==> flow/design.v <==
`timescale 1ns / 1ps
module change(
input clk,
input [9:0] n,
output reg[7:0]s1,
output reg[7:0]s2,
output reg[7:0]s3
    );
parameter zero = 8'b11000000;  
parameter one = 8'b11111001;   
parameter two = 8'b10100100;   
parameter three = 8'b10110000; 
parameter four = 8'b10011001;  
parameter five = 8'b10010010;  
parameter six = 8'b10000010;   
parameter seven = 8'b11111000; 
parameter eight = 8'b10000000; 
parameter nine = 8'b10010000;  
always@(posedge clk)begin
    case(n/100)
         0: s1<=zero;
         1: s1<=one;
         2: s1<=two;
         3: s1<=three;
         4: s1<=four;
         5: s1<=five;
         6: s1<=six;
         7: s1<=seven;
         8: s1<=eight;
         9: s1<=nine;
    endcase
    case((n-(n/100)*100)/10)
         0: s2<=zero;
         1: s2<=one;
         2: s2<=two;
         3: s2<=three;
         4: s2<=four;
         5: s2<=five;
         6: s2<=six;
         7: s2<=seven;
         8: s2<=eight;
         9: s2<=nine;
    endcase
    case(n-(n/100)*100-((n-(n/100)*100)/10)*10)
         0: s3<=zero;
         1: s3<=one;
         2: s3<=two;
         3: s3<=three;
         4: s3<=four;
         5: s3<=five;
         6: s3<=six;
         7: s3<=seven;
         8: s3<=eight;
         9: s3<=nine;
        endcase
end
endmodule
`timescale 1ns / 1ps
module turn(
input clk,rst,sw,
input [0:0]next,
input [3:0]n,  
output [9:0] num, 
output reg signed [31:0] n1,
output reg signed [31:0] n2,
output reg signed [31:0] n3,
output reg[7:0] show1,
output reg[7:0]show2,
output reg[7:0]show3
    );
reg [2:0]state,next_state;
parameter zero = 8'b11000000;  
parameter one = 8'b11111001;   
parameter two = 8'b10100100;   
parameter three = 8'b10110000; 
parameter four = 8'b10011001;  
parameter five = 8'b10010010;  
parameter six = 8'b10000010;   
parameter seven = 8'b11111000; 
parameter eight = 8'b10000000; 
parameter nine = 8'b10010000;  
parameter none=8'b11110111;
parameter start=3'b000;
parameter bai=3'b000;
parameter shi=3'b010;
parameter ge=3'b011;
reg [0:0]o;
reg flag1;
reg flag2;
reg e;
always@(posedge clk)
 if(n==12)e<=1'b1;
 else e<=1'b0;
wire [0:0]flag_out;
assign flag_out = (!flag2) && flag1;
always@(posedge clk)begin
	if(rst==1)begin
		flag1 <= 1'b0;
		flag2 <= 1'b0;
	end
	else begin
		flag1 <= e;
		flag2 <= flag1 ;
	end
end
always@(posedge clk)
    if(rst)begin   
        state<=bai;
    end
    else
    if(flag_out&&sw)
              state<=next_state;
always@(posedge clk)
    if(rst) next_state<=bai;
    else
    if(sw)
    case(state)
        bai:
            next_state<=shi;
        shi:
            next_state<=ge;
        ge:
            next_state<=bai;
    endcase
assign
 num=100*n1+10*n2+n3;
always@(posedge clk)
        if(rst)
        begin 
                n1<=0;
                n2<=0;
                n3<=0;
        end
        else if(sw)begin
        case(state)
                    bai:if(n<=9)n1<=n;
                    shi:if(n<=9)n2<=n;
                    ge:if(n<=9)n3<=n;
                endcase
        end       
always@(posedge clk)
    if(rst)
    begin    
        show1<=none;
        show2<=none;
        show3<=none;
    end
    else if(sw)
    begin
        case(n1)
            0: show1<=zero;
            1: show1<=one;
            2: show1<=two;
            3: show1<=three;
            4: show1<=four;
            5: show1<=five;
            6: show1<=six;
            7: show1<=seven;
            8: show1<=eight;
            9: show1<=nine;
        endcase
        case(n2)
            0: show2<=zero;
            1: show2<=one;
            2: show2<=two;
            3: show2<=three;
            4: show2<=four;
            5: show2<=five;
            6: show2<=six;
            7: show2<=seven;
            8: show2<=eight;
            9: show2<=nine;
        endcase
        case(n3)
            0: show3<=zero;
            1: show3<=one;
            2: show3<=two;
            3: show3<=three;
            4: show3<=four;
            5: show3<=five;
            6: show3<=six;
            7: show3<=seven;
            8: show3<=eight;
            9: show3<=nine;
               endcase
    end  
endmodule
`timescale 1ns / 1ps
module manager(
input clk,rst,rstk,sw,
input [0:0]next,
input [3:0]n,
input [2:0]mode,
input [9:0]moneyget,
input [9:0]timeget,
input swm,
input [0:0]nextt,
output reg[9:0]initial_money,
output reg [9:0]per_money,
output reg[9:0]num_of_park,
output reg[9:0]initial_vipmoney,
output reg [9:0]averagetime,
output reg[63:0]show
    );  
    reg nextti;
integer sumofcar;
reg [9:0]totaltime; 
reg [9:0]totalmoney;  
parameter set=3'b000;   
parameter ok=3'b001; 
parameter fail=3'b010;
parameter simoney=3'b011; 
parameter spmoney=3'b100; 
parameter snopark=3'b101;
parameter svmoney=3'b110;
parameter satime=3'b111;
parameter set_initial_money=3'b001;  
parameter set_per_money=3'b010;  
parameter set_initial_vipmoney=3'b011;  
parameter empty_park=3'b100;  
parameter set_park=3'b101;  
parameter show_money=3'b110;   
parameter zero = 8'b11000000;  
parameter one = 8'b11111001;   
parameter two = 8'b10100100;   
parameter three = 8'b10110000;
parameter four = 8'b10011001;  
parameter five = 8'b10010010;  
parameter six = 8'b10000010;   
parameter seven = 8'b11111000; 
parameter eight = 8'b10000000; 
parameter nine = 8'b10010000;  
parameter _A = 8'b10001000;    
parameter _B = 8'b10000011;    
parameter _C = 8'b11000110;    
parameter _D = 8'b10100001;    
parameter _E = 8'b10000110;    
parameter _F = 8'b10001110;    
parameter _G = 8'b11000010;    
parameter _H = 8'b10001001;    
parameter _I = 8'b11110000;    
parameter _J = 8'b11110001;    
parameter _K = 8'b10001010;    
parameter _L = 8'b11000111;    
parameter _M = 8'b11001000;    
parameter _N = 8'b10101011;    
parameter _O = 8'b10100011;    
parameter _P = 8'b10001100;    
parameter _Q = 8'b10011000;    
parameter _R = 8'b11001110;    
parameter _S = 8'b10110110;    
parameter _T = 8'b10000111;    
parameter _U = 8'b11000001;    
parameter _V = 8'b11100011;   
parameter _W = 8'b10000001;    
parameter _X = 8'b10011011;    
parameter _Y = 8'b10010001;    
parameter _Z = 8'b10100101;    
reg swt;
wire [9:0]num;
wire [3:0]n1t;
wire [3:0]n2t;
wire [3:0]n3t;
wire [7:0]show1t;
wire [7:0]show2t;
wire [7:0]show3t;
reg [2:0]state;
reg [2:0]next_state;
wire[7:0]im1;
wire[7:0]im2;
wire[7:0]im3;
wire[7:0]pm1;
wire[7:0]pm2;
wire[7:0]pm3;
wire[7:0]vim1;
wire[7:0]vim2;
wire[7:0]vim3;
wire[7:0]np1;
wire[7:0]np2;
wire[7:0]np3;
wire[7:0]at1;
wire[7:0]at2;
wire[7:0]at3;
turn t(.clk(clk),.rst(rstk),.sw(swt),.next(nextt),.n(n),.num(num),.n1(n1t),.n2(n2t),.n3(n3t),.show1(show1t),.show2(show2t),.show3(show3t));
change im(.clk(clk),.n(initial_money),.s1(im1),.s2(im2),.s3(im3));
change pm(.clk(clk),.n(per_money),.s1(pm1),.s2(pm2),.s3(pm3));
change vim(.clk(clk),.n(initial_vipmoney),.s1(vim1),.s2(vim2),.s3(vim3));
change np(.clk(clk),.n(num_of_park),.s1(np1),.s2(np2),.s3(np3));
change at(.clk(clk),.n(averagetime),.s1(at1),.s2(at2),.s3(at3));
reg e;
reg flag1;
reg flag2;
wire [0:0]flag_out;
always@(posedge clk)
 if(n==10)e<=1'b1;
 else e<=1'b0;
assign flag_out = (!flag2) && flag1;
always@(posedge clk)begin
	if(rst==1)begin
		flag1 <= 1'b0;
		flag2 <= 1'b0;
	end
	else begin
		flag1 <= e;
		flag2 <= flag1 ;
	end
end
reg flag11;
reg flag22;
wire [0:0]flag_out1;
assign flag_out1 = (!flag22) && flag11;
always@(posedge clk)begin
	if(rst==1)begin
		flag11 <= 1'b0;
		flag22 <= 1'b0;
	end
	else begin
		flag11 <= next;
		flag22 <= flag11 ;
	end
end
always@(posedge clk)    
      if(rst)
         begin
       if(mode==show_money)
            begin
               state<=simoney;
            end
            else begin 
              state<=set;
            end
       end
      else begin
         if(flag_out)begin
            state<=next_state;          
         end
      end
always@(posedge clk)
  if(rst)begin
  initial_money<=9;
          per_money<=5;        
          initial_vipmoney<=8;
          swt<=1'b1;
          num_of_park<=8;
          show<={8'b11111111,_M,_A,_N,_A,_G,_E,_R};    
end
  else 
  if(sw)begin    if(state==ok||state==fail)begin case(state)
   ok:
                                               show<={8'b11111111,_S,_U,_C,_C,_E,_S,_S};
                                           fail:
                                               show<={24'b11111111_11111111_11111111,_E,_R,_R,_O,_R};
                                               endcase
  end
  else if(sw)
                     case(mode)
                         set_initial_money:begin
                             show<={one,32'b11111111_11111111_11111111_11111111,show1t,show2t,show3t};
                             if(next&&num<20)
                             initial_money<=num;
                         end
                         set_per_money:begin
                             show<={two,32'b11111111_11111111_11111111_11111111,show1t,show2t,show3t}; 
                             if(next&&num<20)
                             per_money<=num;
                         end  
                         set_initial_vipmoney:begin
                             show<={three,32'b11111111_11111111_11111111_11111111,show1t,show2t,show3t}; 
                             if(next&&num<20)
                             initial_vipmoney<=num;
                         end
                         empty_park:
                             show<={four,16'b11111111_11111111,_E,_M,_P,_T,_Y}; 
                         set_park:begin
                             show<={five,32'b11111111_11111111_11111111_11111111,show1t,show2t,show3t};
                             if(next&&num<20)
                             num_of_park<=num;
                             end
                         show_money:
                               case(state)
                                          simoney:
                                              show<={one,one,one,16'b11111111_11111111,im1,im2,im3};
                                          spmoney:
                                              show<={two,two,two,16'b11111111_11111111,pm1,pm2,pm3}; 
                                          snopark:
                                              show<={three,three,three,16'b11111111_11111111,np1,np2,np3};
                                          svmoney:
                                              show<={four,four,four,16'b11111111_11111111,vim1,vim2,vim3};
                                          satime: 
                                              show<={seven,seven,seven,16'b11111111_11111111,at1,at2,at3};
                                          default:
                                          show<={one,one,one,16'b11111111_11111111,im1,im2,im3};
                                              endcase
                     endcase    
end
always@(posedge clk)      
    if(rst) next_state<=set;
    else
    begin
                   if(state==ok||state==fail)begin
                   next_state<=set;
                   end
                   else
                        case(mode)
                            set_initial_money:
                             if(num<20)
                                   next_state<=ok;
                                   else  next_state<=fail;
                            set_per_money:
                          if(num<20)
                                   next_state<=ok;
                              else  next_state<=fail;
                            set_initial_vipmoney:
                              if(num<20)
                                   next_state<=ok;
                                   else  next_state<=fail;
                            set_park:
                              if(num<20)
                                   next_state<=ok;
                                 else  next_state<=fail;
                            empty_park:
                                 next_state<=ok;
                            show_money:
                            case(state)
                            simoney:
                                 next_state<=spmoney;
                            spmoney:
                                 next_state<=snopark;
                            snopark:
                                 next_state<=svmoney;
                            svmoney:
                                 next_state<=satime;
                            default:
                                 next_state<= simoney;
                             endcase
                        endcase
                    end
always@(posedge clk)
  if(rst)begin
      totaltime<=0;
      totalmoney<=0;
      sumofcar<=0;
      averagetime<=0;
  end
  else if(swm)begin
      totaltime<=totaltime+timeget;
      totalmoney<=totalmoney+moneyget;
      sumofcar<=sumofcar+1;
      averagetime<=(sumofcar==0) ? 10'd0 : totaltime/sumofcar;
  end
endmodule
---- Step by step through the tools: manager ----
Tool output for the design above, in the order of the flow.
Lines are those of the file above, counted from 1.
Operators carry their Yosys type and port widths (W data, S select, Z words).
Library cell names are shortened.
The mark -- stands for no value.
inputs
  design top .............................. manager
  clock input ............................. clk
  standard-cell library ................... sky130hd
  timing corner ........................... tt_025C_1v80

---- Word-level counts ----
Yosys after proc, flatten, opt, wreduce and memory -nomap, before mapping. Memory bits, and registers merged into a memory's read port (data or address), are not among the register bits. Print and check cells are not counted. Equal cells are merged and count once.
storage and ports
  register bits after elaboration ......... 330
  bits of input ports ..................... 34
cells by class
  add/sub/neg operators ................... 14
  $mul .................................... 12
  divide/modulo/power cells ............... 11
  magnitude comparators ................... 2
  equality and inequality tests ........... 180
  mux-type cells .......................... 32
  bitwise logic cells ..................... 1
  reduce/logical cells .................... 58
operators by type and width
  operator                 count
  $eq A32 B3 Y1 const B    60
  $pmux W8 S10             18
  $div A10 B7 Y32 const B  5
  $eq A32 B2 Y1 const B    30
  $eq A32 B4 Y1 const B    30
  $mul A32 B5 Y30 const B  5
  $div A32 B4 Y32 const B  5
  $logic_not A32 Y1        19
  $eq A32 B1 Y1 const B    15
  $mul A32 B3 Y31 const B  5
  $pmux W64 S6             1
  $div A10 B32 Y32         1
  $pmux W63 S4             1
  $reduce_bool A10 Y1      18
  $sub A10 B32 Y32         5
  $sub A32 B32 Y32         5
  $pmux W64 S2             1
  $mux W64                 1
  $eq A4 B3 Y1 const B     12
  $add A32 B2 Y32 const B  1
  $eq A4 B4 Y1 const B     8
  $mul A5 B4 Y8 const A    1
  $eq A4 B2 Y1 const B     6
  $eq A3 B3 Y1 const B     7
  $mul A3 B4 Y7 const A    1
  $add A10 B10 Y10         2
  $eq A3 B2 Y1 const B     6
  $pmux W3 S3              2
Not listed: further kinds 25, cells in them 39.

---- Logic depth ----
Longest topological path by Yosys (ltp), each cell counted once; first at word level (registers and memories cut), then after technology mapping (sequential cells cut; the memories' decode and read muxes count).
depth
  depth in word-level cells ............... 8
  ABC_AREA ................................ 0
  gate-level depth with buffers ........... 409
  mapped depth without buffers ............ 381

---- After synthesis ----
Yosys stat after the flow's synthesis: flattened, memories mapped to cells. It holds for the ABC_AREA given above (unset counts as 0); a run with the other value may have another netlist.
mapped netlist
  cell count .............................. 9250
  cell area after synthesis ............... 0.0684294 mm^2
  mapped flip-flops ....................... 293
cell types
  type      count  area in all (um^2)
  ha_1      1136   1.42E+04
  dfxtp_1   185    3.7E+03
  nor2_1    964    3618.47
  xnor2_1   396    3.47E+03
  a21oi_1   669    3.35E+03
  edfxtp_1  108    3243.11
  nand2_1   760    2.85E+03
  o21ai_0   522    2.61E+03
  o21a_1    287    2.15E+03
  nor3_1    393    1.97E+03
  xor2_1    205    1.8E+03
  inv_1     460    1.73E+03
  a21o_1    210    1.58E+03
  mux2_2    137    1542.73
  mux2i_1   115    1.15E+03
  nand3_1   215    1.08E+03
  clkbuf_1  235    882.096
  nor2b_1   123    769.488
Other cell types: 130; their cells: 2130.
The figures by module come from a second, unflattened synthesis with its own total; it is not the netlist above.
second synthesis, totals
  cell total of the unflattened synthesis .. 10282
  area total of the unflattened synthesis .. 0.075321 mm^2
Each row is one instance without its submodules.
by module
  module   times used  cells  area (mm^2)  seq. area (mm^2)
  manager  1           5275   0.0374347    0.0030529
  change   5           926    0.0069429    0.0006306
  turn     1           377    0.0031718    0.0008008

---- Path before layout ----
Source: OpenSTA report_checks on the synthesized netlist (no wires, ideal clock, input and output delay 20% of the period each), path of least setup slack; recovery checks are left aside. Register names are those of the netlist, which keeps one name where synthesis merged equal registers.
timing post-synthesis
  path type ............................... flip-flop to flip-flop
  start point ............................. register sumofcar[0]
  end point ............................... register averagetime[0]
  clock period ............................ 120000 ps
  library setup time ...................... 134 ps
  launch time at the first pin ............ 0 ps
  arrival ................................. 77529 ps
  required time ........................... 119866 ps
  setup slack ............................. 42337 ps
  delay of the path ....................... 77663 ps
  driving pins on the path ................ 390
  path buffers ............................ 34
  period reached after synthesis .......... 77663 ps
"delay of the path" = arrival - input delay + setup time.
"driving pins on the path" counts driving pins, that of a launching flip-flop among them; a cell with two outputs on the path counts twice.
"period reached after synthesis" = period - worst setup slack (recovery checks aside). The figure is calculated, with input and output delays left at 20% of the set period.
The rows between start and end are the longest chain of elaborated cells between them; the timing report does not say that the signal goes this way. Where chains are equally long, one stands for them.
A line is the first line of the expression or statement that the cell stems from. Yosys adds cells for indexed reads and writes and turns some case tables into memories.
between the ends, post-synthesis
  path through ............................ dfxtp_1 > inv_1 > ha_1 > inv_1 > nor3_1 > nand3_1 > nor2_1 > ha_1 > o21a_1 > o21ai_0 > or4_1 > a21oi_1 > ha_1 > o21a_1 > nor2_1 > nand3b_1 > nor2_1 > ha_1 > [... 354 more ...] > a21o_1 > a21o_1 > a21o_1 > a21o_1 > a21o_1 > a21oi_1 > nor2b_1 > o21ai_0 > nand2b_1 > a21o_1 > a21o_1 > a21o_1 > a21o_1 > a21oi_1 > nor2b_1 > o21ai_0 > a211o_1 > a211oi_1
  cells in the longest elaborated chain ... 2
  elaborated cells between the ends (all ways) .. 3
  those cells by class .................... 1 x div; 1 x mux; 1 x reduce/logical
ends and longest elaborated chain, post-synthesis
  item                line  RTL
  start: declaration  206   integer sumofcar;
  start: assignment   442   sumofcar<=0;
  start: assignment   448   sumofcar<=sumofcar+1;
  $div A10 B32 Y32    449   averagetime<=(sumofcar==0) ? 10'd0 : totaltime/sumofcar;
  $mux W10            449
  end: assignment     443   averagetime<=0;
  end: assignment     449
  end: declaration    202   output reg [9:0]averagetime,

---- Path in the finished layout ----
Path of least setup slack in the final report of run 1 (OpenROAD, finished layout, wires in). Where an end is a register, its clock arrival counts in the times.
The path's times are printed in steps of 10 ps; the period is the one set.
timing post-layout
  path type ............................... flip-flop to flip-flop
  start point ............................. register sumofcar[31]
  end point ............................... register averagetime[0]
  clock period ............................ 170000 ps
  library setup time ...................... 160 ps
  launch time at the first pin ............ 590 ps
  arrival ................................. 92610 ps
  required time ........................... 170440 ps
  setup slack ............................. 77830 ps
  driving pins on the path ................ 366
  path buffers ............................ 12
The rows between start and end are the longest chain of elaborated cells between them; the timing report does not say that the signal goes this way. Where chains are equally long, one stands for them.
between the ends, post-layout
  path through ............................ dfxtp_1 > nor4_2 > and4_1 > buf_4 > nand3_2 > nor2_1 > ha_1 > o21a_1 > o21ai_0 > or4_1 > a21oi_1 > ha_1 > o21a_1 > nor2_1 > nand3b_1 > mux2i_1 > inv_1 > ha_1 > [... 330 more ...] > a21o_1 > a21o_1 > a21o_1 > a21o_1 > a21o_1 > a21oi_1 > nor2b_1 > o21ai_0 > nand2b_1 > a21o_1 > a21o_1 > a21o_1 > a21o_1 > a21oi_1 > nor2b_1 > o21ai_0 > a211o_1 > a211oi_1
  cells in the longest elaborated chain ... 2
  elaborated cells between the ends (all ways) .. 3
  those cells by class .................... 1 x div; 1 x mux; 1 x reduce/logical
ends and longest elaborated chain, post-layout
  item                line  RTL
  start: declaration  206   integer sumofcar;
  start: assignment   442   sumofcar<=0;
  start: assignment   448   sumofcar<=sumofcar+1;
  $div A10 B32 Y32    449   averagetime<=(sumofcar==0) ? 10'd0 : totaltime/sumofcar;
  $mux W10            449
  end: assignment     443   averagetime<=0;
  end: assignment     449
  end: declaration    202   output reg [9:0]averagetime,

Memo
Re: implementation data of manager

Below are 4 stored runs of the flow (Yosys, OpenROAD; platform sky130hd) on manager, each with its settings and what was measured, unordered. Constraints: input delay and output delay 20% of the set period each, output load 0.01 pF.
"period achieved" = clock period - worst setup slack. The figure is calculated, with input and output delays left at 20% of the set period.
"allowed time less slack (worst setup path)": the worst setup path's part of the clock period (all of it between registers, 20% less for each end at a port) less its slack. A launch clock that arrives late makes it longer, a capture clock that arrives late makes it shorter.
"allowed time less slack (worst setup path)" is given in steps of 10 ps.

======== run 1 ========
==> flow/run.sh <==
#!/bin/bash
# the make line also repeats the synthesis and layout settings of config.mk as NAME=value (left out here)
make -C /OpenROAD-flow-scripts/flow DESIGN_CONFIG=/design/flow/config.mk WORK_HOME=/design/flow/orfs CLKGATE_MAP_FILE= finish
==> flow/config.mk <==
export PLATFORM = sky130hd
export DESIGN_NAME = manager
export DESIGN_NICKNAME = manager
export VERILOG_FILES = /design/flow/design.v
export SDC_FILE = /design/flow/constraint.sdc
export NUM_CORES = 4
export LEC_CHECK = 0
export CAP_MARGIN = 20
export CELL_PAD_IN_SITES_GLOBAL_PLACEMENT = 2
export CORE_MARGIN = 2
export CORE_UTILIZATION = 42
export CTS_CLUSTER_DIAMETER = 227
export GPL_ROUTABILITY_DRIVEN = 0
export GPL_TIMING_DRIVEN = 1
export MAX_ROUTING_LAYER = met5
export MIN_ROUTING_LAYER = met1
export PLACE_DENSITY = 0.9
export SETUP_SLACK_MARGIN = 2.35
export SLEW_MARGIN = 20
==> flow/constraint.sdc <==
create_clock -name core_clock -period 170.0 [get_ports {clk}]
set_input_delay 34.0000 -clock core_clock [delete_from_list [all_inputs] [get_ports {clk}]]
set_output_delay 34.0000 -clock core_clock [all_outputs]
set_load 0.01 [all_outputs]

-------- measured, run 1 --------
  overall die area ........................ 0.16617 mm^2
  worst slack on setup checks ............. 77832 ps
  area of the synthesized netlist ......... 0.0684294 mm^2
  worst-case hold slack ................... 444 ps
  summed negative setup slack ............. 0 ps
  allowed time less slack (worst setup path) .. 92170 ps
  kind of the worst setup path ............ flip-flop to flip-flop
  utilization in the final report ......... 45.3%
  period achieved ......................... 92168 ps
  std-cell area (final layout) ............ 0.0734842 mm^2

======== run 2 ========
==> flow/run.sh <==
#!/bin/bash
# the make line also repeats the synthesis and layout settings of config.mk as NAME=value (left out here)
make -C /OpenROAD-flow-scripts/flow DESIGN_CONFIG=/design/flow/config.mk WORK_HOME=/design/flow/orfs CLKGATE_MAP_FILE= finish
==> flow/config.mk <==
export PLATFORM = sky130hd
export DESIGN_NAME = manager
export DESIGN_NICKNAME = manager
export VERILOG_FILES = /design/flow/design.v
export SDC_FILE = /design/flow/constraint.sdc
export NUM_CORES = 4
export LEC_CHECK = 0
export ABC_AREA = 1
export CAP_MARGIN = 20
export CORE_MARGIN = 2
export CORE_UTILIZATION = 50
export GPL_TIMING_DRIVEN = 0
export HOLD_SLACK_MARGIN = 0.06
export MAX_ROUTING_LAYER = met5
export SLEW_MARGIN = 20
==> flow/constraint.sdc <==
create_clock -name core_clock -period 119.0 [get_ports {clk}]
set_input_delay 23.8000 -clock core_clock [delete_from_list [all_inputs] [get_ports {clk}]]
set_output_delay 23.8000 -clock core_clock [all_outputs]
set_load 0.01 [all_outputs]

-------- measured, run 2 --------
  period achieved ......................... 86921 ps
  overall die area ........................ 0.135365 mm^2
  std-cell area (final layout) ............ 0.0715812 mm^2
  summed negative setup slack ............. 0 ps
  allowed time less slack (worst setup path) .. 86920 ps
  kind of the worst setup path ............ flip-flop to flip-flop
  worst-case hold slack ................... 412 ps
  area of the synthesized netlist ......... 0.0662185 mm^2
  worst slack on setup checks ............. 32079 ps
  utilization in the final report ......... 54.4%

======== run 3 ========
==> flow/run.sh <==
#!/bin/bash
# the make line also repeats the synthesis and layout settings of config.mk as NAME=value (left out here)
make -C /OpenROAD-flow-scripts/flow DESIGN_CONFIG=/design/flow/config.mk WORK_HOME=/design/flow/orfs CLKGATE_MAP_FILE= finish
==> flow/config.mk <==
export PLATFORM = sky130hd
export DESIGN_NAME = manager
export DESIGN_NICKNAME = manager
export VERILOG_FILES = /design/flow/design.v
export SDC_FILE = /design/flow/constraint.sdc
export NUM_CORES = 4
export LEC_CHECK = 0
export CAP_MARGIN = 20
export CORE_MARGIN = 2
export CORE_UTILIZATION = 40
export SLEW_MARGIN = 10
export TNS_END_PERCENT = 40
==> flow/constraint.sdc <==
create_clock -name core_clock -period 120.0 [get_ports {clk}]
set_input_delay 24.0000 -clock core_clock [delete_from_list [all_inputs] [get_ports {clk}]]
set_output_delay 24.0000 -clock core_clock [all_outputs]
set_load 0.01 [all_outputs]

-------- measured, run 3 --------
  overall die area ........................ 0.174398 mm^2
  allowed time less slack (worst setup path) .. 92400 ps
  kind of the worst setup path ............ flip-flop to flip-flop
  worst slack on setup checks ............. 27605 ps
  utilization in the final report ......... 43.4%
  std-cell area (final layout) ............ 0.0735743 mm^2
  area of the synthesized netlist ......... 0.0684294 mm^2
  period achieved ......................... 92395 ps
  summed negative setup slack ............. 0 ps
  worst-case hold slack ................... 439 ps

======== run 4 ========
==> flow/run.sh <==
#!/bin/bash
# the make line also repeats the synthesis and layout settings of config.mk as NAME=value (left out here)
make -C /OpenROAD-flow-scripts/flow DESIGN_CONFIG=/design/flow/config.mk WORK_HOME=/design/flow/orfs CLKGATE_MAP_FILE= finish
==> flow/config.mk <==
export PLATFORM = sky130hd
export DESIGN_NAME = manager
export DESIGN_NICKNAME = manager
export VERILOG_FILES = /design/flow/design.v
export SDC_FILE = /design/flow/constraint.sdc
export NUM_CORES = 4
export LEC_CHECK = 0
export CAP_MARGIN = 20
export CORE_MARGIN = 2
export CORE_UTILIZATION = 40
export SLEW_MARGIN = 20
==> flow/constraint.sdc <==
create_clock -name core_clock -period 95.2 [get_ports {clk}]
set_input_delay 19.0400 -clock core_clock [delete_from_list [all_inputs] [get_ports {clk}]]
set_output_delay 19.0400 -clock core_clock [all_outputs]
set_load 0.01 [all_outputs]

-------- measured, run 4 --------
  std-cell area (final layout) ............ 0.0736694 mm^2
  utilization in the final report ......... 43.4%
  worst slack on setup checks ............. 7186 ps
  area of the synthesized netlist ......... 0.0684294 mm^2
  allowed time less slack (worst setup path) .. 88010 ps
  kind of the worst setup path ............ flip-flop to flip-flop
  worst-case hold slack ................... 436 ps
  summed negative setup slack ............. 0 ps
  overall die area ........................ 0.174398 mm^2
  period achieved ......................... 88014 ps
